==> flow/design.v <==
`timescale 1ns / 1ps
module day3_part2_top( clk, rst, rom_addr, rom_data, sum, done );
    input clk;
    input rst;
    output [13:0] rom_addr;
    input [7:0] rom_data;
    output [31:0] sum;
    output done;
    reg [13:0] addr;
    wire [7:0] rom_out;
    reg [63:0] sub_group1;
    reg [63:0] sub_group2;
    reg [63:0] sub_group3;
    reg [63:0] comparator;
    reg [7:0] value;
    reg [31:0] sum_triples;
    localparam READ_1 = 3'b000, READ_2 = 3'b001, READ_3 = 3'b010, COMPARE = 3'b011, GET_VAL = 3'b100, CHECK = 3'b101, DONE = 3'b110;
    reg [2:0] state;
    reg int_done;
    assign sum = sum_triples;
    assign done = int_done;
    assign rom_addr = addr;
    assign rom_out = rom_data;
    always @ (posedge clk)
    begin
    if (rst)
    begin
        addr <= 14'b0;
        sub_group1 <= 64'b0;
        sub_group2 <= 64'b0;
        sub_group3 <= 64'b0;
        comparator <= 64'b0;
        value <= 8'b0;
        sum_triples <= 32'b0;
        state <= READ_1;
        int_done <= 1'b0;
    end
    else
    case (state)
    READ_1:
    begin
        addr <= addr + 1;
        if (rom_out == 8'b0)
            state <= READ_2;
        else
            sub_group1[rom_out] <= 1'b1;
    end
    READ_2:
    begin
        addr <= addr + 1;
        if (rom_out == 8'b0)
            state <= READ_3;
        else
            sub_group2[rom_out] <= 1'b1;
    end
    READ_3:
    begin
        addr <= addr + 1;
        if (rom_out == 8'b0)
            state <= COMPARE;
        else
            sub_group3[rom_out] <= 1'b1;
    end
    COMPARE:
    begin
        comparator <= sub_group1 & sub_group2 & sub_group3;
        if ((sub_group1 & sub_group2 & sub_group3) != 64'b0)
        begin
            value <= 8'b0;
            state <= GET_VAL;
        end
        else
        begin
            state <= CHECK;
        end
    end
    GET_VAL:
    begin
        comparator <= comparator >> 1;
        value <= value + 1;
        if (comparator == 1'b1)
        begin
            state <= CHECK;
            sum_triples <= sum_triples + value;
        end
    end
    CHECK:
    begin
        if (rom_out == 8'b0)
            state <= DONE;
        else
        begin
            state <= READ_1;
            sub_group1 <= 64'b0;
            sub_group2 <= 64'b0;
            sub_group3 <= 64'b0;
            comparator <= 64'b0;
        end
    end
    DONE:
    begin
        int_done <= 1'b1;
    end
    endcase
    end
endmodule
# From RTL to reports: day3_part2_top
# What the tools print for day3_part2_top, step after step.
# Lines are those of the file above, counted from 1.
# Operators carry their Yosys type and port widths (W data, S select, Z words).
# Cell names lack the library's common part.
setup:
  top_module: "day3_part2_top"
  clock_port: "clk"
  library: "sky130hd"
  corner: "tt_025C_1v80"

# After elaboration
# Counts by Yosys on the flattened word-level netlist (proc, flatten, opt, wreduce; memories kept). Register bits leave out memories and registers merged into their read ports (data or address). Print and check cells are left out. Cells with the same type and inputs are merged into one.
bits:
  elab_cells: 73
  regBits: 314
  output_inout_bits: 47
  input_bits: 10
op_classes:
  add_sub_neg: 4
  eq_ne: 16
  shifts: 1
  n_logic: 9
  mux: 17
  reduce_logical: 17
op_table:
  columns: ["operator", "count"]
  rows:
  - ["$pmux W64 S2", 3]
  - ["$and A64 B64 Y64", 5]
  - ["$mux W64", 4]
  - ["$or A64 B64 Y64", 3]
  - ["$pmux W64 S3", 1]
  - ["$shift A1 B9 Y64 const A", 1]
  - ["$eq A64 B1 Y1 const B", 1]
  - ["$not A64 Y64", 1]
  - ["$reduce_bool A64 Y1", 1]
  - ["$add A32 B8 Y32", 1]
  - ["$ne A2 B2 Y1 const B", 9]
  - ["$pmux W3 S6", 1]
  - ["$pmux W8 S2", 1]
  - ["$mux W3", 5]
  - ["$add A14 B1 Y14 const B", 1]
  - ["$eq A3 B3 Y1 const B", 3]
  - ["$reduce_and A3 Y1", 3]
  - ["$neg A8 Y9", 1]
  - ["$reduce_bool A2 Y1", 4]
  - ["$add A8 B1 Y8 const B", 1]
  - ["$logic_not A8 Y1", 1]
  - ["$mux W8", 1]
  - ["$reduce_and A2 Y1", 3]
  - ["$eq A3 B2 Y1 const B", 2]
  - ["$reduce_bool A6 Y1", 1]
  - ["$reduce_and A5 Y1", 1]
  - ["$eq A3 B1 Y1 const B", 1]
  - ["$logic_not A3 Y1", 1]
# Not listed: further kinds 3, cells in them 3.

# Depth
# Depth = most cells in a row (Yosys ltp): at word level without a register or memory, in the mapped netlist without a sequential cell, where the memories' decode and read muxes count.
logic_depth:
  ltp_word: 7
  abc_area: 0
  depth_mapped: 11
  ltp_nobuf: 10

# Mapped cells and area
# The flow's flattened synthesis, as Yosys stat reports it; memories are mapped. The netlist is that of the ABC_AREA named above (0 if unset); the other value can give another one.
synth_totals:
  cell_count: 1494
  ffs: 318
  seqArea_mm2: 0.0063661
  area_mm2: 0.0128198
  n_buf: 94
by_type:
  columns: ["cell_type", "count", "area_total_um2"]
  rows:
  - ["dfxtp_1", 318, 6.37E+03]
  - ["nor2_1", 242, 908.371]
  - ["a21oi_1", 133, 665.638]
  - ["a311oi_1", 63, 551.779]
  - ["nand2_1", 146, 548.026]
  - ["a22o_1", 57, 499.229]
  - ["nand2b_1", 68, 425.408]
  - ["nand3_1", 83, 415.398]
  - ["clkbuf_1", 79, 296.534]
  - ["o21ai_0", 46, 230.221]
  - ["nor4_1", 31, 193.936]
  - ["nand4_1", 30, 187.68]
  - ["xnor2_1", 19, 166.41]
  - ["ha_1", 11, 137.632]
  - ["xor2_1", 11, 96.342]
  - ["buf_2", 15, 75.072]
  - ["or4_1", 10, 75.072]
  - ["nor3_1", 14, 70.067]
# Not listed: further types 38, cells in them 118.

# Timing after synthesis
# Source: OpenSTA report_checks on the synthesized netlist (no wires, ideal clock, input and output delay 20% of the period each), path of least setup slack; recovery checks are left aside. Register names are those of the netlist, which keeps one name where synthesis merged equal registers.
synth_path:
  path_kind: "input to register"
  start: "in rom_data[0]"
  end: "reg sub_group2[17]"
  input_delay_ns: 0.800
  launch_ns: 0.800
  delay_ns: 2.059
  n_path_buf: 1
  setup_time_ns: 0.065
  path_slack_ns: 1.141
  required_time_ns: 3.935
  driving_pins: 10
  arrival_time_ns: 2.794
  period_ns: 4.0
  period_less_setup_slack_ns: 2.859
# "delay_ns" is the arrival time less input delay plus setup time.
# "driving_pins" counts driving pins, that of a launching flip-flop among them; a cell with two outputs on the path counts twice.
# "period_less_setup_slack_ns" = period - worst setup slack (recovery checks aside). The figure is calculated, with input and output delays left at 20% of the set period.
# The rows between start and end are the longest chain of elaborated cells between them; the timing report does not say that the signal goes this way. Where chains are equally long, one stands for them.
# A line is the first line of the expression or statement that the cell stems from. Yosys adds cells for indexed reads and writes and turns some case tables into memories.
# At most two assigning lines are given for a register; there are more.
synth_via:
  cell_sequence: "clkbuf_1 inv_1 ha_1 nor3b_1 or3b_2 a21oi_1 o221ai_1 nor2_1 a21oi_1 nor2_1"
  elab_chain_cells: 7
  cells_between: 12
  classes_between: "add/sub: 1; eq/ne: 2; shift: 1; mux: 3; logic: 3; reduce/logical: 2"
synth_lines:
  columns: ["element", "line", "source"]
  rows:
  - ["start, declared", 6, "input [7:0] rom_data;"]
  - ["$neg A8 Y9", 54, "sub_group2[rom_out] <= 1'b1;"]
  - ["$shift A1 B9 Y64", 54, null]
  - ["$not A64 Y64", 54, null]
  - ["$and A64 B64 Y64", 54, null]
  - ["$or A64 B64 Y64", 54, null]
  - ["$mux W64", 51, "if (rom_out == 8'b0)"]
  - ["$pmux W64 S2", 39, "case (state)"]
  - ["end, assigned", 30, "sub_group2 <= 64'b0;"]
  - ["end, assigned", 54, null]
  - ["end, declared", 12, "reg [63:0] sub_group2;"]

# Timing after layout
# From the final timing report of stored run 4: the path of least setup slack in the routed layout; clock arrival at registers is part of the times.
layout_path:
  path_kind: "input to register"
  start: "in rom_data[1]"
  end: "reg sub_group2[10]"
  path_slack_ns: 0.81
  period_ns: 4.0
  n_path_buf: 1
  driving_pins: 10
  required_time_ns: 4.45
  arrival_time_ns: 3.64
  input_delay_ns: 0.80
  setup_time_ns: 0.06
  launch_ns: 0.80
# The rows between start and end are the longest chain of elaborated cells between them; the timing report does not say that the signal goes this way. Where chains are equally long, one stands for them.
# At most two assigning lines are given for a register; there are more.
layout_via:
  cell_sequence: "clkdlybuf4s50_1 inv_1 ha_1 nor3b_1 xor2_1 nor4_1 o211ai_1 nor2_1 a21oi_1 nor2_1"
  elab_chain_cells: 7
  cells_between: 12
  classes_between: "add/sub: 1; eq/ne: 2; shift: 1; mux: 3; logic: 3; reduce/logical: 2"
layout_lines:
  columns: ["element", "line", "source"]
  rows:
  - ["start, declared", 6, "input [7:0] rom_data;"]
  - ["$neg A8 Y9", 54, "sub_group2[rom_out] <= 1'b1;"]
  - ["$shift A1 B9 Y64", 54, null]
  - ["$not A64 Y64", 54, null]
  - ["$and A64 B64 Y64", 54, null]
  - ["$or A64 B64 Y64", 54, null]
  - ["$mux W64", 51, "if (rom_out == 8'b0)"]
  - ["$pmux W64 S2", 39, "case (state)"]
  - ["end, assigned", 30, "sub_group2 <= 64'b0;"]
  - ["end, assigned", 54, null]
  - ["end, declared", 12, "reg [63:0] sub_group2;"]

# Module day3_part2_top, platform sky130hd: 4 stored runs of the flow (Yosys, OpenROAD) with differing settings, in no particular order. Input and output delays are each 20% of the period that was set; the output load is 0.01 pF.
# "period_less_ws_ns" means the clock period less the worst setup slack. The figure is calculated, with input and output delays left at 20% of the set period.
# "worst_path_allowed_less_slack_ns": the worst setup path's part of the clock period (all of it between registers, 20% less for each end at a port) less its slack. A launch clock that arrives late makes it longer, a capture clock that arrives late makes it shorter.
# "fin_power_w" is the tool's figure for a default switching activity; nothing was simulated.
runs:
  - name: "stored run 1"
    settings:
      ABC_AREA: 1
      CAP_MARGIN: 5
      CELL_PAD_IN_SITES_GLOBAL_PLACEMENT: 2
      CORE_ASPECT_RATIO: 1.08
      CORE_MARGIN: 8
      CORE_UTILIZATION: 50
      CTS_CLUSTER_DIAMETER: 62
      CTS_CLUSTER_SIZE: 100
      GPL_ROUTABILITY_DRIVEN: 1
      GPL_TIMING_DRIVEN: 1
      MIN_ROUTING_LAYER: "met2"
      PLACE_DENSITY: 0.64
      SETUP_SLACK_MARGIN: 0.11
      SLEW_MARGIN: 5
      TNS_END_PERCENT: 65
      period_ns: 3.25
    outcome: "no final report: placement broke off with GPL-0301"
  - name: "stored run 2"
    settings:
      ABC_AREA: 1
      CELL_PAD_IN_SITES_DETAIL_PLACEMENT: 1
      CELL_PAD_IN_SITES_GLOBAL_PLACEMENT: 3
      CORE_ASPECT_RATIO: 1.99
      CORE_MARGIN: 3
      GPL_ROUTABILITY_DRIVEN: 0
      GPL_TIMING_DRIVEN: 0
      HOLD_SLACK_MARGIN: 0.26
      MIN_ROUTING_LAYER: "met2"
      SETUP_SLACK_MARGIN: 0.74
      period_ns: 4.0
      CAP_MARGIN: 20
      CORE_UTILIZATION: 40
      SLEW_MARGIN: 20
    outcome: "no final report: placement broke off with GPL-0301"
  - name: "stored run 3"
    settings:
      ABC_AREA: 1
      CAP_MARGIN: 35
      CELL_PAD_IN_SITES_GLOBAL_PLACEMENT: 2
      CORE_MARGIN: 7
      CORE_UTILIZATION: 50
      CTS_CLUSTER_DIAMETER: 204
      CTS_CLUSTER_SIZE: 100
      GPL_ROUTABILITY_DRIVEN: 1
      GPL_TIMING_DRIVEN: 1
      MIN_ROUTING_LAYER: "met2"
      PLACE_DENSITY: 0.64
      SETUP_SLACK_MARGIN: 0.11
      SLEW_MARGIN: 5
      TNS_END_PERCENT: 65
      period_ns: 3.25
    outcome: "no final report: placement broke off with GPL-0301"
  - name: "stored run 4"
    settings:
      period_ns: 4.0
      CAP_MARGIN: 20
      CORE_MARGIN: 2
      CORE_UTILIZATION: 40
      SLEW_MARGIN: 20
    results:
      worst_path_allowed_less_slack_ns: 2.39
      critical_path_kind: "input to register"
      final_setup_ws_ns: 0.809
      period_less_ws_ns: 3.191
      die_area_mm2: 0.0334982
      final_hold_ws_ns: 0.454
      final_cell_area_mm2: 0.0148855
      timing.setup.tns_ns: 0.000
      fin_util_pct: 47.2
      synthesis_area_mm2: 0.0128198
      fin_power_w: 0.006535
